==> flow/design.v <==
module GENCLK1K( 
		CLK1K, EN1K,
		CLK50M, RSTN
		);
   input CLK50M, RSTN;
   output reg CLK1K;
   output     EN1K;
   reg [7:0] CNT, next_cnt;
   reg next_clk1k;
   assign EN1K = (CNT == 8'd249) & ~CLK1K;
   always @(posedge CLK50M or negedge RSTN) begin
      if (!RSTN) begin
	 CLK1K <= 1'h0;
	 CNT <= 8'h0;
      end
      else begin
	 CNT <= next_cnt;
	 CLK1K <= next_clk1k;
      end
   end
   always @(*) begin
	next_cnt = (CNT == 8'd249) ? 8'd0 : CNT + 8'd1;
	next_clk1k = (CNT == 8'd249) ? ~CLK1K : CLK1K;
   end
endmodule
module GENCLK10K( 
		 CLK10K, EN10K,
		 CLK50M, RSTN
		 );
   input CLK50M;
   input RSTN;
   output reg CLK10K;
   output     EN10K;
   reg [4:0] CNT, next_cnt;
   reg        next_clk10k;
   assign EN10K = (CNT == 5'd24) & ~CLK10K;
   always @(posedge CLK50M, negedge RSTN) begin
      if (!RSTN) begin
         CNT <= 5'd1;
         CLK10K <= 1'b0;
      end
      else begin
         CNT <= next_cnt;
         CLK10K <= next_clk10k;
      end
   end
   always @(*) begin
      next_cnt = (CNT == 5'd24) ? 5'd1 : CNT + 5'd1;
      next_clk10k = (CNT == 5'd24) ? ~CLK10K : CLK10K;
   end
endmodule
module DEBOUNCE #(parameter SET = 1'b1)( 
		KEY_OUT,
		CLK, EN1K, RSTN, KEY_IN
		);
   input CLK, EN1K, RSTN;  
   input KEY_IN;
   output reg KEY_OUT;
   localparam STABLE_CNT = 50;
   reg [5:0]  CNT, next_cnt;
   reg 	      PREV_KEY_IN, next_key_out, next_prev_key_in;
   always @(posedge CLK or negedge RSTN) begin
      if (!RSTN) begin
	 CNT <= 5'h0;
	 KEY_OUT <= SET;
	 PREV_KEY_IN <= SET;
      end
      else if (EN1K) begin
	 CNT <= next_cnt;
	 KEY_OUT <= next_key_out;
	 PREV_KEY_IN <= next_prev_key_in;
      end
   end
   always @(*) begin
      next_cnt = CNT;
      next_key_out = KEY_OUT;
      next_prev_key_in = PREV_KEY_IN;
      if (KEY_IN == PREV_KEY_IN) begin
	 if (CNT < STABLE_CNT) begin
	    next_cnt = CNT + 5'd1;
	 end
	 else begin
	    next_key_out = KEY_IN;
	 end
      end
      else begin
	 next_prev_key_in = KEY_IN;
      end
   end
endmodule
module BCDCNTR #(parameter MAXL = 4'h5, parameter MAXR = 4'h9, parameter SETL = 4'h0, parameter SETR = 4'h0)( 
													     BCD, CARRY,
													     CLK, EN1K, RSTN, EN, SW1, BCD_SET
													     );
   input CLK, EN1K, RSTN, EN, SW1;  
   input [7:0] BCD_SET;
   output reg [7:0] BCD;
   output reg 	    CARRY;
   reg [3:0] 	    next_left_bcd, next_right_bcd;
   reg 		    next_carry;
   always @(posedge CLK or negedge RSTN) begin
      if (!RSTN) begin
	 BCD <= {SETL, SETR};
	 CARRY <= 1'h0;
      end
      else if (EN1K) begin
	 if (SW1) begin
	    BCD <= BCD_SET;
	    CARRY <= next_carry;
	 end
	 else begin
	    BCD <= {next_left_bcd, next_right_bcd};
	    CARRY <= next_carry;
	 end
      end
   end
   always @(*) begin
      if (EN) begin
	 if (BCD[7:4] == MAXL) begin
	    if (BCD[3:0] == MAXR) begin
	       next_left_bcd = SETL;
	       next_right_bcd = SETR;
	       next_carry = 1'b1;
	    end
	    else begin
	       next_left_bcd = BCD[7:4];
	       next_right_bcd = BCD[3:0] + 4'h1;
		   next_carry = 1'b0;
	    end
	 end
	 else begin
	    if (BCD[3:0] == 4'h9) begin
	       next_right_bcd = 4'h0;
	       next_left_bcd = BCD[7:4] + 4'h1;
		   next_carry = 1'b0;
	    end
	    else begin
	       next_right_bcd = BCD[3:0] + 4'h1;
	       next_left_bcd = BCD[7:4];
		   next_carry = 1'b0;
	    end
	 end
      end
      else begin
	 next_right_bcd = BCD[3:0];
	 next_left_bcd = BCD[7:4];
	 next_carry = 1'b0;
      end
   end
endmodule
module SW_BCDCNTR #(parameter MAXL = 4'h5, parameter MAXR = 4'h9, parameter SETL = 4'h0, parameter SETR = 4'h0)( 
														BCD, CARRY,
														CLK, EN1K, RSTN, EN
														);
   input CLK, EN1K, RSTN, EN;  
   output reg [7:0] BCD;
   output reg 	    CARRY;
   reg [3:0] 	    next_left_bcd, next_right_bcd;
   reg 		    next_carry;
   always @(posedge CLK or negedge RSTN) begin
      if (!RSTN) begin
	 BCD <= {SETL, SETR};
	 CARRY <= 1'h0;
      end
      else if (EN1K) begin
	 BCD <= {next_left_bcd, next_right_bcd};
	 CARRY <= next_carry;
      end
   end
   always @(*) begin
      if (EN) begin
	 if (BCD[7:4] == MAXL) begin
	    if (BCD[3:0] == MAXR) begin
	       next_left_bcd = SETL;
	       next_right_bcd = SETR;
	       next_carry = 1'b1;
	    end
	    else begin
	       next_left_bcd = BCD[7:4];
	       next_right_bcd = BCD[3:0] + 4'h1;
		   next_carry = 1'b0;
	    end
	 end
	 else begin
	    if (BCD[3:0] == 4'h9) begin
	       next_right_bcd = 4'h0;
	       next_left_bcd = BCD[7:4] + 4'h1;
		   next_carry = 1'b0;
	    end
	    else begin
	       next_right_bcd = BCD[3:0] + 4'h1;
	       next_left_bcd = BCD[7:4];
		   next_carry = 1'b0;
	    end
	 end
      end
      else begin
	 next_right_bcd = BCD[3:0];
	 next_left_bcd = BCD[7:4];
	 next_carry = 1'b0;
      end
   end
endmodule
module DIGITCLOCK( 
		  SEC, MIN, HOUR, DAY,
		  CLK, EN1K, RSTN, SW1, SW2, SW3, SEC_SET, MIN_SET, HOUR_SET, DAY_SET,
		  SW_SEC, SW_MIN, SW_HOUR, SW_DAY
		  );
   input CLK, EN1K, RSTN, SW1, SW2, SW3;  
   input [7:0] SEC_SET, MIN_SET, HOUR_SET, DAY_SET;
   input [7:0] SW_SEC, SW_MIN, SW_HOUR, SW_DAY;
   output [7:0] SEC, MIN, HOUR, DAY;
   reg [9:0] 	CNT, next_cnt;
   reg 		EN, next_en;
   wire [7:0] 	NORMAL_SEC, NORMAL_MIN, NORMAL_HOUR, NORMAL_DAY;
   wire 	CARRY_SEC, CARRY_MIN, CARRY_HOUR, CARRY_DAY;
   assign DAY = (SW2 == 1'b1) ? SW_DAY : NORMAL_DAY;
   assign HOUR = (SW2 == 1'b1) ? SW_HOUR : NORMAL_HOUR;
   assign MIN = (SW2 == 1'b1) ? SW_MIN : NORMAL_MIN;
   assign SEC = (SW2 == 1'b1) ? SW_SEC : NORMAL_SEC;
   BCDCNTR #(.MAXL(4'h3), .MAXR(4'h1), .SETL(4'h0), .SETR(4'h1))
   UDAY ( 
	 .BCD				(NORMAL_DAY),
	 .CARRY				(CARRY_DAY),
	 .CLK				(CLK),
	 .EN1K				(EN1K),
	 .RSTN				(RSTN),
	 .EN				(CARRY_HOUR),
	 .SW1				(SW1),
	 .BCD_SET			(DAY_SET));
   BCDCNTR #(.MAXL(4'h2), .MAXR(4'h3), .SETL(4'h0), .SETR(4'h0))
   UHOUR ( 
	  .BCD				(NORMAL_HOUR),
	  .CARRY			(CARRY_HOUR),
	  .CLK			(CLK),
	 .EN1K			(EN1K),
	  .RSTN				(RSTN),
	  .EN				(CARRY_MIN),
	  .SW1				(SW1),
	  .BCD_SET			(HOUR_SET));
   BCDCNTR #(.MAXL(4'h5), .MAXR(4'h9), .SETL(4'h0), .SETR(4'h0))
   UMIN ( 
	 .BCD				(NORMAL_MIN),
	 .CARRY				(CARRY_MIN),
	 .CLK				(CLK),
	 .EN1K				(EN1K),
	 .RSTN				(RSTN),
	 .EN				(CARRY_SEC),
	 .SW1				(SW1),
	 .BCD_SET			(MIN_SET));
   BCDCNTR #(.MAXL(4'h5), .MAXR(4'h9), .SETL(4'h0), .SETR(4'h0))
   USEC ( 
	 .BCD				(NORMAL_SEC),
	 .CARRY				(CARRY_SEC),
	 .CLK				(CLK),
	 .EN1K				(EN1K),
	 .RSTN				(RSTN),
	 .EN				(EN),
	 .SW1				(SW1),
	 .BCD_SET			(SEC_SET));
   always @(posedge CLK or negedge RSTN) begin
      if (!RSTN) begin
	 CNT <= 10'h0;
	 EN <= 1'h0;
      end
      else if (EN1K) begin
	 CNT <= next_cnt;
	 EN <= next_en;
      end
   end
   always @(*) begin
      if (SW1) begin
         next_cnt = CNT;
         next_en  = 1'b0;
      end
      else begin
	 if (SW3) begin
            next_cnt = (CNT >= 10'd9) ? 10'd0 : CNT + 10'd1;
            next_en  = (CNT >= 10'd9) ? 1'd1 : 1'd0;
	 end
	 else begin
            next_cnt = (CNT >= 10'd998) ? 10'd0 : CNT + 10'd1;
            next_en  = (CNT >= 10'd998) ? 1'd1 : 1'd0;
	 end
      end
   end
endmodule
module STOPWATCH( 
		 SW_SEC, SW_MIN, SW_HOUR, SW_DAY,
		 CLK, EN1K, RSTN, SW3, KEY3
		 );
   input CLK, EN1K, RSTN, SW3, KEY3;  
   output [7:0] SW_SEC, SW_MIN, SW_HOUR, SW_DAY;
   reg [9:0] 	CNT, next_cnt;
   reg 		EN, next_en;
   reg 		STATE, next_state;
   reg [1:0] 	KEY3_SYNC, next_key3_sync;
   wire 	CARRY_SEC, CARRY_MIN, CARRY_HOUR, CARRY_DAY;
   localparam STOP = 1'b0;
   localparam START = 1'b1;
   SW_BCDCNTR #(.MAXL(4'h3), .MAXR(4'h1), .SETL(4'h0), .SETR(4'h0))
   SWDAY ( 
	  .BCD				(SW_DAY),
	  .CARRY			(CARRY_DAY),
	  .CLK			(CLK),
	 .EN1K			(EN1K),
	  .RSTN				(RSTN),
	  .EN				(CARRY_HOUR));
   SW_BCDCNTR #(.MAXL(4'h2), .MAXR(4'h3), .SETL(4'h0), .SETR(4'h0))
   SWHOUR ( 
	   .BCD				(SW_HOUR),
	   .CARRY			(CARRY_HOUR),
	   .CLK			(CLK),
	 .EN1K			(EN1K),
	   .RSTN			(RSTN),
	   .EN				(CARRY_MIN));
   SW_BCDCNTR #(.MAXL(4'h5), .MAXR(4'h9), .SETL(4'h0), .SETR(4'h0))
   SWMIN ( 
	  .BCD				(SW_MIN),
	  .CARRY			(CARRY_MIN),
	  .CLK			(CLK),
	 .EN1K			(EN1K),
	  .RSTN				(RSTN),
	  .EN				(CARRY_SEC));
   SW_BCDCNTR #(.MAXL(4'h5), .MAXR(4'h9), .SETL(4'h0), .SETR(4'h0))
   SWSEC ( 
	  .BCD				(SW_SEC),
	  .CARRY			(CARRY_SEC),
	  .CLK			(CLK),
	 .EN1K			(EN1K),
	  .RSTN				(RSTN),
	  .EN				(EN));
   always @(posedge CLK or negedge RSTN) begin
      if (!RSTN) begin
	 CNT <= 10'h0;
	 EN <= 1'h0;
	 STATE <= STOP;
	 KEY3_SYNC <= 2'b11;
      end
      else if (EN1K) begin
	 CNT <= next_cnt;
	 EN <= next_en;
	 STATE <= next_state;
	 KEY3_SYNC <= next_key3_sync;
      end
   end
   always @(*) begin
      next_cnt = CNT;
      next_en = EN;
      next_state = STATE;
      next_key3_sync = {KEY3_SYNC[0], KEY3};
      if (KEY3_SYNC == 2'b10) begin
	 next_state = (STATE == START) ? STOP : START;
      end
      else begin
	 case (STATE)
	   STOP : begin
	      next_cnt = CNT;
	      next_en = EN;
	      next_state = STATE;
	   end
	   START : begin
	      if (SW3) begin
		 next_cnt = (CNT >= 10'd9) ? 10'd0 : CNT + 10'd1;
		 next_en = (CNT >= 10'd9) ? 1'd1 : 1'd0;
		 next_state = STATE;
	      end
	      else begin
		 next_cnt = (CNT >= 10'd998) ? 10'd0 : CNT + 10'd1;
		 next_en = (CNT >= 10'd998) ? 1'd1 : 1'd0;
		 next_state = STATE;
	      end
	   end
	 endcase
      end
   end
endmodule
module MANSET( 
	      SEC_SET, MIN_SET, HOUR_SET, DAY_SET,
	      CLK, EN1K, RSTN, SW1, KEY1, KEY2, KEY3, PREV_SEC, PREV_MIN, PREV_HOUR,
	      PREV_DAY
	      );
   input CLK, EN1K, RSTN;  
   input SW1, KEY1, KEY2, KEY3;
   input [7:0] PREV_SEC, PREV_MIN, PREV_HOUR, PREV_DAY;
   output reg [7:0] SEC_SET, MIN_SET, HOUR_SET, DAY_SET;
   reg [1:0] 	    SEL, next_sel;
   reg [7:0] 	    next_sec_set, next_min_set, next_hour_set, next_day_set;
   reg [1:0] 	    KEY1_SYNC, KEY2_SYNC, KEY3_SYNC;
   reg [1:0]  next_key1_sync, next_key2_sync, next_key3_sync;
   localparam SEC_SEL = 2'b00;
   localparam MIN_SEL = 2'b01;
   localparam HOUR_SEL = 2'b10;
   localparam DAY_SEL = 2'b11;
   always @(posedge CLK or negedge RSTN) begin
      if (!RSTN) begin
	 DAY_SET <= 8'h1;
	 HOUR_SET <= 8'h0;
	 MIN_SET <= 8'h0;
	 SEC_SET <= 8'h0;
	 SEL <= 2'b00;
	 KEY1_SYNC <= 2'b11;
	 KEY2_SYNC <= 2'b11;
	 KEY3_SYNC <= 2'b11;
      end
      else if (EN1K) begin
	 DAY_SET <= next_day_set;
	 HOUR_SET <= next_hour_set;
	 MIN_SET <= next_min_set;
	 SEC_SET <= next_sec_set;
	 SEL <= next_sel;
	 KEY1_SYNC <= next_key1_sync;
	 KEY2_SYNC <= next_key2_sync;
	 KEY3_SYNC <= next_key3_sync;
      end
   end
   always @(*) begin
   next_key1_sync = {KEY1_SYNC[0], KEY1};
   next_key2_sync = {KEY2_SYNC[0], KEY2};
   next_key3_sync = {KEY3_SYNC[0], KEY3};
      if (SW1) begin
	  next_sel = SEL;
		next_sec_set = SEC_SET;
		next_min_set = MIN_SET;
		next_hour_set = HOUR_SET;
		next_day_set = DAY_SET;
	 if (KEY3_SYNC == 2'b10) begin
	    next_sel = (SEL == DAY_SEL) ? SEC_SEL : SEL + 2'b01;
	 end
	 else if (KEY2_SYNC == 2'b10) begin
	    case (SEL) 
	      SEC_SEL : begin
			if (SEC_SET[7:4] == 4'h5) begin
				if (SEC_SET[3:0] == 4'h9) begin
					next_sec_set[7:4] = 4'h0;
					next_sec_set[3:0] = 4'h0;
				end
				else begin
					next_sec_set[7:4] = SEC_SET[7:4];
					next_sec_set[3:0] = SEC_SET[3:0] + 4'h1;
				end
			end
			else begin
				if (SEC_SET[3:0] == 4'h9) begin
					next_sec_set[3:0] = 4'h0;
					next_sec_set[7:4] = SEC_SET[7:4] + 4'h1;
				end
				else begin
					next_sec_set[3:0] = SEC_SET[3:0] + 4'h1;
					next_sec_set[7:4] = SEC_SET[7:4];
				end
			end
		  end
	      MIN_SEL : begin
			if (MIN_SET[7:4] == 4'h5) begin
				if (MIN_SET[3:0] == 4'h9) begin
					next_min_set[7:4] = 4'h0;
					next_min_set[3:0] = 4'h0;
				end
				else begin
					next_min_set[7:4] = MIN_SET[7:4];
					next_min_set[3:0] = MIN_SET[3:0] + 4'h1;
				end
			end
			else begin
				if (MIN_SET[3:0] == 4'h9) begin
					next_min_set[3:0] = 4'h0;
					next_min_set[7:4] = MIN_SET[7:4] + 4'h1;
				end
				else begin
					next_min_set[3:0] = MIN_SET[3:0] + 4'h1;
					next_min_set[7:4] = MIN_SET[7:4];
				end
			end
		  end
	      HOUR_SEL : begin
			if (HOUR_SET[7:4] == 4'h2) begin
				if (HOUR_SET[3:0] == 4'h3) begin
					next_hour_set[7:4] = 4'h0;
					next_hour_set[3:0] = 4'h0;
				end
				else begin
					next_hour_set[7:4] = HOUR_SET[7:4];
					next_hour_set[3:0] = HOUR_SET[3:0] + 4'h1;
				end
			end
			else begin
				if (HOUR_SET[3:0] == 4'h9) begin
					next_hour_set[3:0] = 4'h0;
					next_hour_set[7:4] = HOUR_SET[7:4] + 4'h1;
				end
				else begin
					next_hour_set[3:0] = HOUR_SET[3:0] + 4'h1;
					next_hour_set[7:4] = HOUR_SET[7:4];
				end
			end
		  end
	      DAY_SEL : begin
			if (DAY_SET[7:4] == 4'h3) begin
				if (DAY_SET[3:0] == 4'h1) begin
					next_day_set[7:4] = 4'h0;
					next_day_set[3:0] = 4'h1;
				end
				else begin
					next_day_set[7:4] = DAY_SET[7:4];
					next_day_set[3:0] = DAY_SET[3:0] + 4'h1;
				end
			end
			else begin
				if (DAY_SET[3:0] == 4'h9) begin
					next_day_set[3:0] = 4'h0;
					next_day_set[7:4] = DAY_SET[7:4] + 4'h1;
				end
				else begin
					next_day_set[3:0] = DAY_SET[3:0] + 4'h1;
					next_day_set[7:4] = DAY_SET[7:4];
				end
			end
		  end
	    endcase
	 end
	 else if (KEY1_SYNC == 2'b10) begin
	    case (SEL) 
	      SEC_SEL : begin
			if (SEC_SET[7:4] == 4'h0) begin
				if (SEC_SET[3:0] == 4'h0) begin
					next_sec_set[7:4] = 4'h5;
					next_sec_set[3:0] = 4'h9;
				end
				else begin
					next_sec_set[7:4] = SEC_SET[7:4];
					next_sec_set[3:0] = SEC_SET[3:0] - 4'h1;
				end
			end
			else begin
				if (SEC_SET[3:0] == 4'h0) begin
					next_sec_set[3:0] = 4'h9;
					next_sec_set[7:4] = SEC_SET[7:4] - 4'h1;
				end
				else begin
					next_sec_set[3:0] = SEC_SET[3:0] - 4'h1;
					next_sec_set[7:4] = SEC_SET[7:4];
				end
			end
		  end
	      MIN_SEL : begin
			if (MIN_SET[7:4] == 4'h0) begin
				if (MIN_SET[3:0] == 4'h0) begin
					next_min_set[7:4] = 4'h5;
					next_min_set[3:0] = 4'h9;
				end
				else begin
					next_min_set[7:4] = MIN_SET[7:4];
					next_min_set[3:0] = MIN_SET[3:0] - 4'h1;
				end
			end
			else begin
				if (MIN_SET[3:0] == 4'h0) begin
					next_min_set[3:0] = 4'h9;
					next_min_set[7:4] = MIN_SET[7:4] - 4'h1;
				end
				else begin
					next_min_set[3:0] = MIN_SET[3:0] - 4'h1;
					next_min_set[7:4] = MIN_SET[7:4];
				end
			end
		  end
	      HOUR_SEL : begin
			if (HOUR_SET[7:4] == 4'h0) begin
				if (HOUR_SET[3:0] == 4'h0) begin
					next_hour_set[7:4] = 4'h2;
					next_hour_set[3:0] = 4'h3;
				end
				else begin
					next_hour_set[7:4] = HOUR_SET[7:4];
					next_hour_set[3:0] = HOUR_SET[3:0] - 4'h1;
				end
			end
			else begin
				if (HOUR_SET[3:0] == 4'h0) begin
					next_hour_set[3:0] = 4'h9;
					next_hour_set[7:4] = HOUR_SET[7:4] - 4'h1;
				end
				else begin
					next_hour_set[3:0] = HOUR_SET[3:0] - 4'h1;
					next_hour_set[7:4] = HOUR_SET[7:4];
				end
			end
		  end
	      DAY_SEL : begin
			if (DAY_SET[7:4] == 4'h0) begin
				if (DAY_SET[3:0] == 4'h1) begin
					next_day_set[7:4] = 4'h3;
					next_day_set[3:0] = 4'h1;
				end
				else begin
					next_day_set[7:4] = DAY_SET[7:4];
					next_day_set[3:0] = DAY_SET[3:0] - 4'h1;
				end
			end
			else begin
				if (DAY_SET[3:0] == 4'h0) begin
					next_day_set[3:0] = 4'h9;
					next_day_set[7:4] = DAY_SET[7:4] - 4'h1;
				end
				else begin
					next_day_set[3:0] = DAY_SET[3:0] - 4'h1;
					next_day_set[7:4] = DAY_SET[7:4];
				end
			end
		  end
	    endcase
	 end
      end
	  else begin
		next_sel = SEC_SEL;
		next_sec_set = PREV_SEC;
		next_min_set = PREV_MIN;
		next_hour_set = PREV_HOUR;
		next_day_set = PREV_DAY;
	  end
   end
endmodule
module DISPLAY7SEG( 
		   SEG,
		   OUT, PWM_ACT
		   );
   input [3:0] OUT;
   input       PWM_ACT;
   output reg [6:0] SEG;
   always @(*) begin
      case (OUT)
	4'h0 : SEG = (PWM_ACT) ? 7'b1000000 : 7'b1111111;
	4'h1 : SEG = (PWM_ACT) ? 7'b1111001 : 7'b1111111;
	4'h2 : SEG = (PWM_ACT) ? 7'b0100100 : 7'b1111111;
	4'h3 : SEG = (PWM_ACT) ? 7'b0110000 : 7'b1111111;
	4'h4 : SEG = (PWM_ACT) ? 7'b0011001 : 7'b1111111;
	4'h5 : SEG = (PWM_ACT) ? 7'b0010010 : 7'b1111111;
	4'h6 : SEG = (PWM_ACT) ? 7'b0000010 : 7'b1111111;
	4'h7 : SEG = (PWM_ACT) ? 7'b1111000 : 7'b1111111;
	4'h8 : SEG = (PWM_ACT) ? 7'b0000000 : 7'b1111111;
	4'h9 : SEG = (PWM_ACT) ? 7'b0010000 : 7'b1111111;
	default : SEG = 7'b1111111;
      endcase
   end
endmodule
module KNOCK_LED ( 
		  ALARM, LED,
		  CLK, EN1K, RSTN, SW3, KNOCK
		  );
   input CLK, EN1K, RSTN;  
   input SW3, KNOCK;
   output reg ALARM;
   output reg [17:0] LED;
   reg [9:0] 	     ONE_SEC_CNT, next_one_sec_cnt;
   reg [5:0] 	     SEC_CNT, next_sec_cnt;
   reg [4:0] 	     MIN_REMAIN, next_min_remain;
   reg 		     TIMER_EN, next_timer_en;
   reg 		     KNOCK_D, next_knock_d;
   reg 		     KNOCK_FALL, next_knock_fall;
   reg 		     ALARM_PULSE, next_alarm_pulse;
   reg 		     next_alarm;
   reg [17:0] 	     next_led;
   always @(posedge CLK or negedge RSTN) begin
      if (!RSTN) begin
	 ALARM <= 1'h0;
	 KNOCK_D <= 1'h1;
	 KNOCK_FALL <= 1'h0;
	 LED <= 18'h0;
	 MIN_REMAIN <= 5'h0;
	 ONE_SEC_CNT <= 10'h0;
	 SEC_CNT <= 6'h0;
	 TIMER_EN <= 1'h0;
	 ALARM_PULSE <= 1'b0;
      end
      else if (EN1K) begin
	 ALARM <= next_alarm;
	 LED <= next_led;
	 ONE_SEC_CNT <= next_one_sec_cnt;
	 SEC_CNT <= next_sec_cnt;
	 MIN_REMAIN <= next_min_remain;
	 TIMER_EN <= next_timer_en;
	 KNOCK_D <= next_knock_d;
	 KNOCK_FALL <= next_knock_fall;
	 ALARM_PULSE <= next_alarm_pulse;
      end
   end
   always @(*) begin
      next_knock_d = KNOCK;
      next_knock_fall = KNOCK_D & ~KNOCK;
      next_alarm = 1'b0;
	  next_led = (MIN_REMAIN == 5'd0) ? 18'd0 : (18'b1 << MIN_REMAIN) - 18'b1;
      next_one_sec_cnt = ONE_SEC_CNT;
      next_sec_cnt = SEC_CNT;
      next_min_remain = MIN_REMAIN;
      next_timer_en = TIMER_EN;
      next_alarm_pulse = 1'b0;
	  if (KNOCK_FALL) begin
		next_timer_en = 1'b1;
		next_min_remain = (MIN_REMAIN < 5'd19) ? MIN_REMAIN + 5'd1 : MIN_REMAIN;
	  end
	  else begin
		if (TIMER_EN) begin
			if (SW3) begin
				if (ONE_SEC_CNT >= 10'd9) begin
					if (MIN_REMAIN != 5'd0) begin
						if (SEC_CNT == 6'd00) begin
							next_sec_cnt = 6'd59;
							next_min_remain = MIN_REMAIN - 5'd1;
							next_one_sec_cnt = 10'd0;
						end
						else begin
							next_sec_cnt = SEC_CNT - 6'd1;
							next_one_sec_cnt = 10'd0;
						end
					end
					else begin
						if (SEC_CNT == 6'd00) begin
							next_timer_en = 1'b0;
							next_alarm_pulse = 1'b1;
							next_sec_cnt = 6'd0;
							next_one_sec_cnt = 10'd0;
						end
						else begin
							next_sec_cnt = SEC_CNT - 6'd1;
							next_one_sec_cnt = 10'd0;
						end
					end
				end
				else begin
					next_one_sec_cnt = ONE_SEC_CNT + 10'd1;
				end
			end
			else begin
				if (ONE_SEC_CNT >= 10'd999) begin
					if (MIN_REMAIN != 5'd0) begin
						if (SEC_CNT == 6'd00) begin
							next_sec_cnt = 6'd59;
							next_min_remain = MIN_REMAIN - 5'd1;
							next_one_sec_cnt = 10'd0;
						end
						else begin
							next_sec_cnt = SEC_CNT - 6'd1;
							next_one_sec_cnt = 10'd0;
						end
					end
					else begin
						if (SEC_CNT == 6'd00) begin
							next_timer_en = 1'b0;
							next_alarm_pulse = 1'b1;
							next_sec_cnt = 6'd0;
							next_one_sec_cnt = 10'd0;
						end
						else begin
							next_sec_cnt = SEC_CNT - 6'd1;
							next_one_sec_cnt = 10'd0;
						end
					end
				end
				else begin
					next_one_sec_cnt = ONE_SEC_CNT + 10'd1;
				end
			end
		end
		else begin
			next_alarm = (ALARM_PULSE == 1'b1) ? 1'b1 : 1'b0;
		end
	  end
   end
endmodule
module KNOCK_LED_ALARM( 
	     BUZ_OUT,
	     CLK, EN1K, RSTN, ALARM
	     );
   input CLK, EN1K, RSTN;  
   input ALARM;
   output reg BUZ_OUT;
   parameter IDLE = 1'b0;
   parameter BUZ = 1'b1;
   reg 	      STATE, next_state;
   reg 	      next_buz_out;
   reg 	      CLK500, next_clk500;
   reg [6:0]  BEEP_CNT1, next_beep_cnt1;
   reg [8:0]  BEEP_CNT2, next_beep_cnt2;
   reg [2:0]  ALARM_DONE, next_alarm_done;
   always @(posedge CLK or negedge RSTN) begin
      if (!RSTN) begin
	 ALARM_DONE <= 3'h0;
	 BEEP_CNT1 <= 7'h0;
	 BEEP_CNT2 <= 9'h0;
	 BUZ_OUT <= 1'h0;
	 CLK500 <= 1'h0;
	 STATE <= 1'h0;
      end
      else if (EN1K) begin
	 STATE <= next_state;
	 BUZ_OUT <= next_buz_out;
	 CLK500 <= next_clk500;
	 BEEP_CNT1 <= next_beep_cnt1;
	 BEEP_CNT2 <= next_beep_cnt2;
	 ALARM_DONE <= next_alarm_done;
      end
   end
   always @(*) begin
      next_clk500 = ~CLK500;
      case (STATE) 
	IDLE : begin
	   if (ALARM) begin
	      next_state = BUZ;
	      next_buz_out = 1'b0;
	      next_beep_cnt1 = 7'b0;
	      next_beep_cnt2 = 9'd0;
	      next_alarm_done = 3'd0;
	   end
	   else begin
	      next_state = IDLE;
	      next_buz_out = 1'b0;
	      next_beep_cnt1 = 7'b0;
	      next_beep_cnt2 = 8'b0;
	      next_alarm_done = 3'd0;
	   end
	end
	BUZ : begin
	   if (ALARM_DONE == 3'd4) begin
	      next_state = IDLE;
	      next_buz_out = 1'b0;
	      next_beep_cnt1 = 7'd0;
	      next_beep_cnt2 = 9'd0;
	      next_alarm_done = 3'd0;
	   end
	   else begin
	      if (BEEP_CNT2 >= 9'd4) begin
		 next_state = BUZ;
		 next_buz_out = 1'b0;
		 next_beep_cnt1 = 7'd0;
		 next_beep_cnt2 = (BEEP_CNT2 == 9'd511) ? 9'd0 : BEEP_CNT2 + 9'd1;
		 next_alarm_done = (BEEP_CNT2 == 9'd511) ? ALARM_DONE + 3'd1 : ALARM_DONE;
	      end
	      else begin
		 if (BEEP_CNT1 >= 7'd64) begin
		    next_state = BUZ;
		    next_buz_out = CLK500;
		    next_beep_cnt1 = (BEEP_CNT1 == 7'd127) ? 7'd0 : BEEP_CNT1 + 7'd1;
		    next_beep_cnt2 = (BEEP_CNT1 == 7'd127) ? BEEP_CNT2 + 9'd1 : BEEP_CNT2;
		    next_alarm_done = ALARM_DONE;
		 end
		 else begin
		    next_state = BUZ;
		    next_buz_out = 1'b0;
		    next_beep_cnt1 = BEEP_CNT1 + 7'd1;
		    next_beep_cnt2 = BEEP_CNT2;
		    next_alarm_done = ALARM_DONE;
		 end
	      end
	   end
	end
	default : begin
	   next_state = IDLE;
	   next_buz_out = 1'b0;
	   next_beep_cnt1 = 7'd0;
	   next_beep_cnt2 = 3'd0;
	   next_alarm_done = 1'b0;
	end
      endcase
   end
endmodule
module FIRE_DETECT( 
		   FIRE_ALARM,
		   CLK, EN1K, RSTN, SENSOR
		   );
   input CLK, EN1K, RSTN;  
   input SENSOR;
   output reg FIRE_ALARM;
   reg 	  next_fire_alarm;
   always @(posedge CLK or negedge RSTN) begin
      if (!RSTN) begin
	 FIRE_ALARM <= 1'h0;
      end
      else if (EN1K) begin
	 FIRE_ALARM <= next_fire_alarm;
      end
   end
   always @(*) begin
      next_fire_alarm = (SENSOR) ? 1'b1 : 1'b0;
   end
endmodule
module FIRE_ALARM( 
		       BUZ_OUT, FIRE_VALID,
		       CLK, EN1K, RSTN, FIRE_ALARM, KNOCK
		       );
   input CLK, EN1K, RSTN;  
   input FIRE_ALARM, KNOCK;
   output reg BUZ_OUT, FIRE_VALID;
   parameter IDLE = 1'b0;
   parameter BUZ = 1'b1;
   reg 	      STATE, next_state;
   reg 	      next_buz_out;
	reg         next_fire_valid;
   reg 	      CLK500, next_clk500;
   reg 	      KNOCK_D, next_knock_d;
   reg 	      KNOCK_FALL, next_knock_fall;
   reg [8:0]  BEEP_CNT, next_beep_cnt;
   always @(posedge CLK or negedge RSTN) begin
      if (!RSTN) begin
	 BEEP_CNT <= 8'h0;
	 BUZ_OUT <= 1'h0;
	 FIRE_VALID <= 1'h0;
	 CLK500 <= 1'h0;
	 KNOCK_D <= 1'h0;
	 KNOCK_FALL <= 1'h0;
	 STATE <= 1'h0;
      end
      else if (EN1K) begin
	 STATE <= next_state;
	 BUZ_OUT <= next_buz_out;
	 FIRE_VALID <= next_fire_valid;
	 CLK500 <= next_clk500;
	 BEEP_CNT <= next_beep_cnt;
	 KNOCK_D <= next_knock_d;
	 KNOCK_FALL <= next_knock_fall;
      end
   end
   always @(*) begin
      next_clk500 = ~CLK500;
      next_knock_d = KNOCK;
      next_knock_fall = KNOCK_D & ~KNOCK;
		next_fire_valid = FIRE_VALID;
      case (STATE) 
	IDLE : begin
	   if (FIRE_ALARM) begin
	      next_state = BUZ;
	      next_buz_out = 1'b0;
	      next_beep_cnt = 8'b0;
			next_fire_valid = 1'b1;
	   end
	   else begin
	      next_state = IDLE;
	      next_buz_out = 1'b0;
	      next_beep_cnt = 8'b0;
			next_fire_valid = 1'b0;
	   end
	end
	BUZ : begin
	   if (KNOCK_FALL) begin
	      next_state = IDLE;
	      next_buz_out = 1'b0;
	      next_beep_cnt = 8'd0;
			next_fire_valid = 1'b0;
	   end
	   else begin
	      if (BEEP_CNT >= 9'd256) begin
		 next_state = BUZ;
		 next_buz_out = CLK500;
		 next_beep_cnt = (BEEP_CNT == 8'd128) ? 8'd0 : BEEP_CNT + 8'd1;
	      end
	      else begin
		 next_state = BUZ;
		 next_buz_out = 1'b0;
		 next_beep_cnt = BEEP_CNT + 8'd1;
	      end
	   end
	end
	default : begin
	   next_state = IDLE;
	   next_buz_out = 1'b0;
	   next_beep_cnt = 8'd0;
	end
      endcase
   end
endmodule
module ROT_PWMGEN ( 
		   PWM_ACT,
		   CLK, EN10K, RSTN, SW5, ROT_A, ROT_B
		   );
   input CLK, EN10K, RSTN, SW5;
   input ROT_A, ROT_B;
   output reg PWM_ACT;
   reg [7:0]  brightness;
   reg [1:0]  prev_state;
   reg [7:0]  pwm_counter;
   wire [1:0] current_state = {ROT_A, ROT_B};
   always @(posedge CLK or negedge RSTN) begin
		if (!RSTN) begin
			brightness <= 8'd255;
		end
		else if (EN10K) begin
		if (SW5) begin
      case ({prev_state, current_state})
        4'b0001, 4'b0111, 4'b1110, 4'b1000: begin
           if (brightness <= 8'd247)
             brightness <= brightness + 8'd8;
           else
             brightness <= 8'd255;
        end
        4'b0010, 4'b0100, 4'b1101, 4'b1011: begin
           if (brightness >= 8'd8)
             brightness <= brightness - 8'd8;
           else
             brightness <= 8'd0;
        end
        default: brightness <= brightness;
      endcase
		end
		else begin
			brightness <= brightness;
		end
		end
   end
   always @(posedge CLK) begin
      if (EN10K) prev_state <= current_state;
   end
   always @(posedge CLK or negedge RSTN) begin
      if (!RSTN) begin
	 pwm_counter <= 8'b0;
      end
      else if (EN10K) begin
	 pwm_counter <= (pwm_counter == 8'd255) ? 8'd0 : pwm_counter + 8'd1;
      end
   end
   always @(posedge CLK or negedge RSTN) begin
      if (!RSTN) begin
	 PWM_ACT <= 1'b1;
      end
      else if (EN10K) begin
	 if (pwm_counter < brightness) PWM_ACT <= 1'b1;
	 else PWM_ACT <= 1'b0;
      end
   end
endmodule
module CLOCK_TOP( 
	   SEG0, SEG1, SEG2, SEG3, SEG4, SEG5, SEG6, SEG7, LED, BUZ_OUT,
	   CLK50M, KEY1, KEY2, KEY3, SW0, SW1, SW2, SW3, SW4, SW5, KNOCK,
	   SENSOR, ROT_A, ROT_B
	   );
   input CLK50M, KEY1, KEY2, KEY3, SW0, SW1, SW2, SW3, SW4, SW5, KNOCK, SENSOR, ROT_A, ROT_B;
   output [6:0] SEG0, SEG1, SEG2, SEG3, SEG4, SEG5, SEG6, SEG7;
   output [17:0] LED;
   output 	 BUZ_OUT;
   wire 	 CLK1K, CLK10K, EN1K, EN10K, CLEAN_KEY1, CLEAN_KEY2, CLEAN_KEY3, CLEAN_SW1, CLEAN_SW2, CLEAN_SW3, CLEAN_SW4, CLEAN_SW5, ALARM, FIRE_ALARM, FIRE_VALID, PWM_ACT, FIRE_BUZ, KNOCK_LED_BUZ;
   wire [7:0] 	 SEC, MIN, HOUR, DAY;
   wire [7:0] 	 SEC_SET, MIN_SET, HOUR_SET, DAY_SET;
   wire [7:0] 	 SW_SEC, SW_MIN, SW_HOUR, SW_DAY;
   assign BUZ_OUT = (FIRE_VALID) ? FIRE_BUZ : KNOCK_LED_BUZ;
   GENCLK1K
     UGENCLK1K
       ( 
	.RSTN				(SW0),
	.CLK1K				(CLK1K),
	.EN1K				(EN1K),
	.CLK50M				(CLK50M));
   GENCLK10K
     UGENCLK10K
       ( 
	.RSTN					(SW0),
	.CLK10K				(CLK10K),
	.EN10K				(EN10K),
	.CLK50M				(CLK50M));
   DEBOUNCE #(.SET(1'b1))
   UDEBOUNCE_KEY1
     ( 
      .KEY_OUT				(CLEAN_KEY1),
      .KEY_IN				(KEY1),
      .RSTN				(SW0),
      .CLK				(CLK50M),
      .EN1K				(EN1K));
   DEBOUNCE #(.SET(1'b1))
   UDEBOUNCE_KEY2
     ( 
      .KEY_OUT				(CLEAN_KEY2),
      .KEY_IN				(KEY2),
      .RSTN				(SW0),
      .CLK				(CLK50M),
      .EN1K				(EN1K));
   DEBOUNCE #(.SET(1'b1))
   UDEBOUNCE_KEY3
     ( 
      .KEY_OUT				(CLEAN_KEY3),
      .KEY_IN				(KEY3),
      .RSTN				(SW0),
      .CLK				(CLK50M),
      .EN1K				(EN1K));
   DEBOUNCE #(.SET(1'b0))
   UDEBOUNCE_SW1
     ( 
      .KEY_OUT				(CLEAN_SW1),
      .KEY_IN				(SW1),
      .RSTN				(SW0),
      .CLK				(CLK50M),
      .EN1K				(EN1K));
   DEBOUNCE #(.SET(1'b0))
   UDEBOUNCE_SW2
     ( 
      .KEY_OUT				(CLEAN_SW2),
      .KEY_IN				(SW2),
      .RSTN				(SW0),
      .CLK				(CLK50M),
      .EN1K				(EN1K));
   DEBOUNCE #(.SET(1'b0))
   UDEBOUNCE_SW3
     ( 
      .KEY_OUT				(CLEAN_SW3),
      .KEY_IN				(SW3),
      .RSTN				(SW0),
      .CLK				(CLK50M),
      .EN1K				(EN1K));
   DEBOUNCE #(.SET(1'b0))
   UDEBOUNCE_SW4
     ( 
      .KEY_OUT				(CLEAN_SW4),
      .KEY_IN				(SW4),
      .RSTN				(SW0),
      .CLK				(CLK50M),
      .EN1K				(EN1K));
   DEBOUNCE #(.SET(1'b0))
   UDEBOUNCE_SW5
     ( 
      .KEY_OUT				(CLEAN_SW5),
      .KEY_IN				(SW5),
      .RSTN				(SW0),
      .CLK				(CLK50M),
      .EN1K				(EN1K));
   DIGITCLOCK
     UDIGITCLOCK
       ( 
	.SEC					(SEC[7:0]),
	.MIN					(MIN[7:0]),
	.HOUR					(HOUR[7:0]),
	.DAY					(DAY[7:0]),
	.SEC_SET				(SEC_SET[7:0]),
	.MIN_SET				(MIN_SET[7:0]),
	.HOUR_SET				(HOUR_SET[7:0]),
	.DAY_SET				(DAY_SET[7:0]),
	.SW_SEC				(SW_SEC[7:0]),
	.SW_MIN				(SW_MIN[7:0]),
	.SW_HOUR				(SW_HOUR[7:0]),
	.SW_DAY				(SW_DAY[7:0]),
	.RSTN				(SW0),
	.CLK				(CLK50M),
	.EN1K				(EN1K),
	.SW1				(CLEAN_SW1),
	.SW2				(CLEAN_SW2),
	.SW3				(CLEAN_SW3));
   DISPLAY7SEG
     URSEC7SEG
       ( 
	.SEG				(SEG0[6:0]),
	.OUT				(SEC[3:0]),
	.PWM_ACT			(PWM_ACT));
   DISPLAY7SEG
     ULSEC7SEG
       ( 
	.SEG				(SEG1[6:0]),
	.OUT				(SEC[7:4]),
	.PWM_ACT			(PWM_ACT));
   DISPLAY7SEG
     URMIN7SEG
       ( 
	.SEG				(SEG2[6:0]),
	.OUT				(MIN[3:0]),
	.PWM_ACT			(PWM_ACT));
   DISPLAY7SEG
     ULMIN7SEG
       ( 
	.SEG				(SEG3[6:0]),
	.OUT				(MIN[7:4]),
	.PWM_ACT			(PWM_ACT));
   DISPLAY7SEG
     URHOUR7SEG
       ( 
	.SEG				(SEG4[6:0]),
	.OUT				(HOUR[3:0]),
	.PWM_ACT			(PWM_ACT));
   DISPLAY7SEG
     ULHOUR7SEG
       ( 
	.SEG				(SEG5[6:0]),
	.OUT				(HOUR[7:4]),
	.PWM_ACT			(PWM_ACT));
   DISPLAY7SEG
     URDAY7SEG
       ( 
	.SEG				(SEG6[6:0]),
	.OUT				(DAY[3:0]),
	.PWM_ACT			(PWM_ACT));
   DISPLAY7SEG
     ULDAY7SEG
       ( 
	.SEG				(SEG7[6:0]),
	.OUT				(DAY[7:4]),
	.PWM_ACT			(PWM_ACT));
   MANSET
     UMANSET
       ( 
	.SEC_SET				(SEC_SET[7:0]),
	.MIN_SET				(MIN_SET[7:0]),
	.HOUR_SET				(HOUR_SET[7:0]),
	.DAY_SET				(DAY_SET[7:0]),
	.KEY1					(CLEAN_KEY1),
	.KEY2					(CLEAN_KEY2),
	.KEY3					(CLEAN_KEY3),
	.PREV_SEC				(SEC[7:0]),
	.PREV_MIN				(MIN[7:0]),
	.PREV_HOUR				(HOUR[7:0]),
	.PREV_DAY				(DAY[7:0]),
	.RSTN				(SW0),
	.CLK				(CLK50M),
	.EN1K				(EN1K),
	.SW1				(CLEAN_SW1));
   STOPWATCH
     USTOPWATCH
       ( 
	.SW_SEC				(SW_SEC[7:0]),
	.SW_MIN				(SW_MIN[7:0]),
	.SW_HOUR				(SW_HOUR[7:0]),
	.SW_DAY				(SW_DAY[7:0]),
	.KEY3					(CLEAN_KEY3),
	.RSTN (CLEAN_SW2),
	.CLK				(CLK50M),
	.EN1K				(EN1K),
	.SW3				(CLEAN_SW3));
   KNOCK_LED_ALARM
     UALARM
       ( 
	.BUZ_OUT			(KNOCK_LED_BUZ),
	.CLK				(CLK50M),
	.EN1K				(EN1K),
	.RSTN					(SW0),
	.ALARM				(ALARM));
   KNOCK_LED
     UKNOCK
       ( 
	.LED					(LED[17:0]),
	.ALARM				(ALARM),
	.CLK				(CLK50M),
	.EN1K				(EN1K),
	.RSTN					(CLEAN_SW4),
	.SW3				(CLEAN_SW3),
	.KNOCK				(KNOCK));
   FIRE_DETECT
     UFIRE_DETECT
       ( 
	.FIRE_ALARM				(FIRE_ALARM),
	.CLK					(CLK50M),
	.EN1K					(EN1K),
	.RSTN					(SW0),
	.SENSOR				(SENSOR));
   FIRE_ALARM
     UFIRE_ALARM
       ( 
	.BUZ_OUT				(FIRE_BUZ),
	.FIRE_VALID       (FIRE_VALID),
	.CLK					(CLK50M),
	.EN1K					(EN1K),
	.RSTN					(SW0),
	.FIRE_ALARM				(FIRE_ALARM),
	.KNOCK					(KNOCK));
   ROT_PWMGEN
     UROT_PWMGEN
       ( 
	.RSTN					(SW0),
	.PWM_ACT			(PWM_ACT),
	.CLK				(CLK50M),
	.EN10K				(EN10K),
	.SW5				(CLEAN_SW5),
	.ROT_A				(ROT_A),
	.ROT_B				(ROT_B));
endmodule
== Tool chain data of CLOCK_TOP ==
What the tools print for CLOCK_TOP, step after step.
Line numbers count from 1 in the design file above.
Operators carry their Yosys type and port widths (W data, S select, Z words).
Library cell names are shortened.
The mark - stands for no value.
Set-up
  design top: CLOCK_TOP
  clock: CLK50M
  cell library: sky130hd
  corner: tt_025C_1v80

== Word level ==
Source: Yosys, flattened and elaborated, memories not mapped. Widths are those after wreduce. Registers that Yosys merges into a memory's read port (data or address) are not register bits. Print and check cells do not count. Equal cells are merged and count once.
Storage and ports
  latch bits: 0
  bits in read-only memories: 0
  input bits: 14
  word width x clocked read ports: 0
  output and inout bits: 75
  memory cells: 0
  RAM bits: 0
  cells after elaboration: 720
  bits in registers: 315
Operators by class
  $lt $le $gt $ge: 21
  multiplexer cells: 251
  divide/modulo/power cells: 0
  multiply operators: 0
  equal/unequal tests: 166
  bitwise operators: 31
  $add $sub $neg: 57
  shift-type cells: 1
  reductions and logical operators: 98
Operator list (number)
  $pmux W7 S10: 8
  $mux W8: 44
  $mux W4: 76
  $eq A4 B3 Y1 const B: 40
  $eq A4 B4 Y1 const B: 32
  $eq A4 B2 Y1 const B: 26
  $mux W10: 10
  $add A4 B1 Y4 const B: 24
  $mux W7: 11
  $reduce_and A3 Y1: 25
  $mux W9: 8
  $logic_not A4 Y1: 16
  $mux W1: 58
  $eq A4 B1 Y1 const B: 12
  $add A6 B1 Y6 const B: 8
  $lt A6 B6 Y1 const B: 8
  $mux W5: 9
  $mux W6: 7
  $reduce_and A2 Y1: 19
  $pmux W9 S2: 2
  $sub A4 B1 Y4 const B: 8
  $add A10 B1 Y10 const B: 3
  $ge A10 B10 Y1 const B: 3
  $ge A10 B4 Y1 const B: 3
  $ne A3 B3 Y1 const B: 10
  $ne A5 B5 Y1 const B: 6
  $reduce_and A5 Y1: 6
  $not A1 Y1: 27
Not listed: further kinds 54, cells in them 116.

== Depth ==
Yosys ltp: most cells in a row. Word level: on the elaborated netlist, between registers, memories and ports. Mapped: between sequential cells and ports; inverters and the memories' decode and read muxes count.
Logic depth
  depth in word-level cells: 8
  ABC_AREA: 0
  depth in mapped cells: 11
  depth with buffers taken out: 9

== After synthesis ==
The flow's flattened synthesis, as Yosys stat reports it; memories are mapped. The netlist is that of the ABC_AREA named above (0 if unset); the other value can give another one.
Cells by type
  dfrtp_1: number 286, total area 7.16E+03 sq um
  o21ai_0: number 251, total area 1.26E+03 sq um
  nand2_1: number 325, total area 1219.92 sq um
  ha_1: number 83, total area 1.04E+03 sq um
  dfstp_2: number 25, total area 656.88 sq um
  a21oi_1: number 123, total area 615.59 sq um
  nor2_1: number 144, total area 540.518 sq um
  mux2i_1: number 49, total area 490.47 sq um
  xnor2_1: number 56, total area 490.47 sq um
  mux2_2: number 42, total area 472.954 sq um
  nand3_1: number 78, total area 390.374 sq um
  xor2_1: number 42, total area 367.853 sq um
  inv_1: number 80, total area 300.288 sq um
  clkbuf_1: number 70, total area 262.752 sq um
  nor3_1: number 46, total area 230.221 sq um
  nand4_1: number 33, total area 206.448 sq um
  a31oi_1: number 31, total area 193.936 sq um
  nand2b_1: number 29, total area 181.424 sq um
Other cell types: 70; their cells: 393.
Synthesis totals
  area of sequential cells: 7873.8 sq um
  cell count: 2186
  buffer cells: 107
  flip-flops: 313
  mapped area: 19169.6 sq um
By module: a second synthesis without flattening, with its own total; a netlist apart from the flattened one above.
Second synthesis, totals
  cell total of the unflattened synthesis: 2241
  area (unflattened synthesis): 21018.9 sq um
Each row is one instance without its submodules.
Modules
  MANSET: cells 426, times used 1, area 3587.2 sq um, sequential area 1009.7 sq um
  KNOCK_LED: cells 264, times used 1, area 2462.4 sq um, sequential area 1102.3 sq um
  DEBOUNCE (SET=0): cells 32, times used 5, area 404.1 sq um, sequential area 200.2 sq um
  DISPLAY7SEG: cells 32, times used 8, area 193.9 sq um, sequential area 0.0 sq um
  KNOCK_LED_ALARM: cells 136, times used 1, area 1331.3 sq um, sequential area 550.5 sq um
  DEBOUNCE (SET=1): cells 32, times used 3, area 406.6 sq um, sequential area 202.7 sq um
  BCDCNTR (MAXL=5, MAXR=9, SETL=0, SETR=0): cells 67, times used 2, area 601.8 sq um, sequential area 225.2 sq um
  ROT_PWMGEN: cells 115, times used 1, area 1101.1 sq um, sequential area 444.2 sq um
  DIGITCLOCK: cells 109, times used 1, area 1051.0 sq um, sequential area 275.3 sq um
  SW_BCDCNTR (MAXL=5, MAXR=9, SETL=0, SETR=0): cells 41, times used 2, area 461.7 sq um, sequential area 225.2 sq um
  STOPWATCH: cells 80, times used 1, area 799.5 sq um, sequential area 352.8 sq um
  FIRE_ALARM: cells 67, times used 1, area 688.2 sq um, sequential area 375.4 sq um
  BCDCNTR (MAXL=3, MAXR=1, SETL=0, SETR=1): cells 68, times used 1, area 601.8 sq um, sequential area 226.5 sq um
  BCDCNTR (MAXL=2, MAXR=3, SETL=0, SETR=0): cells 69, times used 1, area 599.3 sq um, sequential area 225.2 sq um
Further modules, not shown: 6.

== Worst setup path after synthesis ==
Path of least setup slack by OpenSTA after synthesis, without wires, with an ideal clock, recovery checks aside; 20% of the period is set as input and as output delay. Where synthesis merged equal registers, the netlist keeps one of their names.
Timing path after synthesis
  path kind: flip-flop to output port
  start: register UDEBOUNCE_SW2.KEY_OUT
  end: output SEG4[2]
  driving pins on the path: 7
  required time: 16.000 ns
  period: 20.0 ns
  external output delay: 4.000 ns
  path buffers: 3
  time at the first pin: 0.000 ns
  data arrival time: 3.113 ns
  delay of the path: 3.113 ns
  slack: 12.887 ns
  period reached after synthesis: 7.113 ns
"delay of the path" = arrival - input delay + setup time.
At an output port there is no setup time.
"driving pins on the path" counts driving pins, that of a launching flip-flop among them; a cell with two outputs on the path counts twice.
"period reached after synthesis" is the clock period less the worst setup slack; recovery checks do not enter. This is arithmetic on one report: input and output delays are still those of the set period (20% each).
The rows between start and end are the longest chain of elaborated cells between them; the timing report does not say that the signal goes this way. Where chains are equally long, one stands for them.
Each line given opens the expression or statement behind the cell; cells for indexed reads and writes are added by Yosys, which also makes memories of some case tables.
Between the ends, after synthesis
  cells stage by stage: dfrtp_1 > clkbuf_1 > buf_2 > buf_1 > mux2i_1 > a21oi_1 > o21ai_0
  length of the longest elaborated chain: 3
  elaborated cells between the ends (all ways): 12
  RTL lines with such cells: 2
  classes of those cells: 9 x eq/ne; 2 x mux; 1 x reduce/logical
RTL lines, path after synthesis
  start: declaration: line 58  | output reg KEY_OUT;
  start: assignment: line 65  | KEY_OUT <= SET;
  start: assignment: line 70  | KEY_OUT <= next_key_out;
  $mux W8: line 218  | assign HOUR = (SW2 == 1'b1) ? SW_HOUR : NORMAL_HOUR;
  $eq A4 B4 Y1: line 632  | case (OUT)
  $pmux W7 S10: line 632
  end: declaration: line 1036  | output [6:0] SEG0, SEG1, SEG2, SEG3, SEG4, SEG5, SEG6, SEG7;

== Timing after layout ==
Path of least setup slack in the final report of flow run A (OpenROAD, finished layout, wires in). Where an end is a register, its clock arrival counts in the times.
Timing path post-layout
  path kind: flip-flop to output port
  start: register UDEBOUNCE_SW2.KEY_OUT
  end: output SEG2[3]
  data arrival time: 4.37 ns
  period: 11.7 ns
  required time: 9.36 ns
  driving pins on the path: 7
  path buffers: 2
  external output delay: 2.34 ns
  slack: 4.99 ns
  time at the first pin: 0.55 ns
The rows between start and end are the longest chain of elaborated cells between them; the timing report does not say that the signal goes this way. Where chains are equally long, one stands for them.
Between the ends, post-layout
  cells stage by stage: dfrtp_4 > buf_4 > mux2i_1 > and2_0 > a21oi_1 > o221ai_1 > clkdlybuf4s50_1
  length of the longest elaborated chain: 3
  elaborated cells between the ends (all ways): 12
  RTL lines with such cells: 2
  classes of those cells: 9 x eq/ne; 2 x mux; 1 x reduce/logical
RTL lines, path post-layout
  start: declaration: line 58  | output reg KEY_OUT;
  start: assignment: line 65  | KEY_OUT <= SET;
  start: assignment: line 70  | KEY_OUT <= next_key_out;
  $mux W8: line 219  | assign MIN = (SW2 == 1'b1) ? SW_MIN : NORMAL_MIN;
  $eq A4 B4 Y1: line 632  | case (OUT)
  $pmux W7 S10: line 632
  end: declaration: line 1036  | output [6:0] SEG0, SEG1, SEG2, SEG3, SEG4, SEG5, SEG6, SEG7;

==> results <==
Below are 3 stored runs of the flow (Yosys, OpenROAD; platform sky130hd) on CLOCK_TOP, each with its settings and what was measured, unordered. Constraints: input delay and output delay 20% of the set period each, output load 0.01 pF.
"period reached" = clock period - worst setup slack. The figure is calculated, with input and output delays left at 20% of the set period.
By "time used up by the worst setup path" is meant the share of the clock period that the worst setup path is allowed (20% is reserved at inputs, 20% at outputs), minus its slack. Clock arrival times at its registers enter into it.
"power" is the tool's figure for a default switching activity; nothing was simulated.

==> flow run A: settings <==
{ "CELL_PAD_IN_SITES_DETAIL_PLACEMENT": 1, "CORE_ASPECT_RATIO": 1.02, "CORE_UTILIZATION": 34, "TNS_END_PERCENT": 50, "period_ns": 11.7, "CAP_MARGIN": 20, "CORE_MARGIN": 2, "SLEW_MARGIN": 20 }
==> flow run A: results <==
post-layout utilization: 0.395
power: 2.318 mW
time used up by the worst setup path: 4.37 ns
critical path type: flip-flop to output port
die footprint: 58296.2 sq um
total negative slack: 0.000 ns
cell area after synthesis: 19169.6 sq um
period reached: 6.712 ns
setup slack of the worst path: 4.988 ns

==> flow run B: settings <==
{ "CELL_PAD_IN_SITES_DETAIL_PLACEMENT": 1, "CORE_ASPECT_RATIO": 1.02, "CORE_MARGIN": 9, "CORE_UTILIZATION": 34, "CTS_CLUSTER_SIZE": 62, "GPL_ROUTABILITY_DRIVEN": 0, "PLACE_DENSITY": 0.82, "SETUP_SLACK_MARGIN": 0.53, "TNS_END_PERCENT": 50, "period_ns": 11.7, "CAP_MARGIN": 20, "SLEW_MARGIN": 20 }
==> flow run B: results <==
post-layout utilization: 0.394
power: 2.344 mW
time used up by the worst setup path: 4.46 ns
critical path type: flip-flop to output port
die footprint: 65253.0 sq um
total negative slack: 0.000 ns
cell area after synthesis: 19169.6 sq um
period reached: 6.802 ns
setup slack of the worst path: 4.898 ns

==> flow run C: settings <==
{ "period_ns": 8.31, "CAP_MARGIN": 20, "CORE_MARGIN": 2, "CORE_UTILIZATION": 40, "SLEW_MARGIN": 20 }
==> flow run C: results <==
post-layout utilization: 0.456
power: 3.153 mW
time used up by the worst setup path: 3.55 ns
critical path type: flip-flop to output port
die footprint: 49691.1 sq um
total negative slack: 0.000 ns
cell area after synthesis: 19169.6 sq um
period reached: 5.213 ns
setup slack of the worst path: 3.097 ns
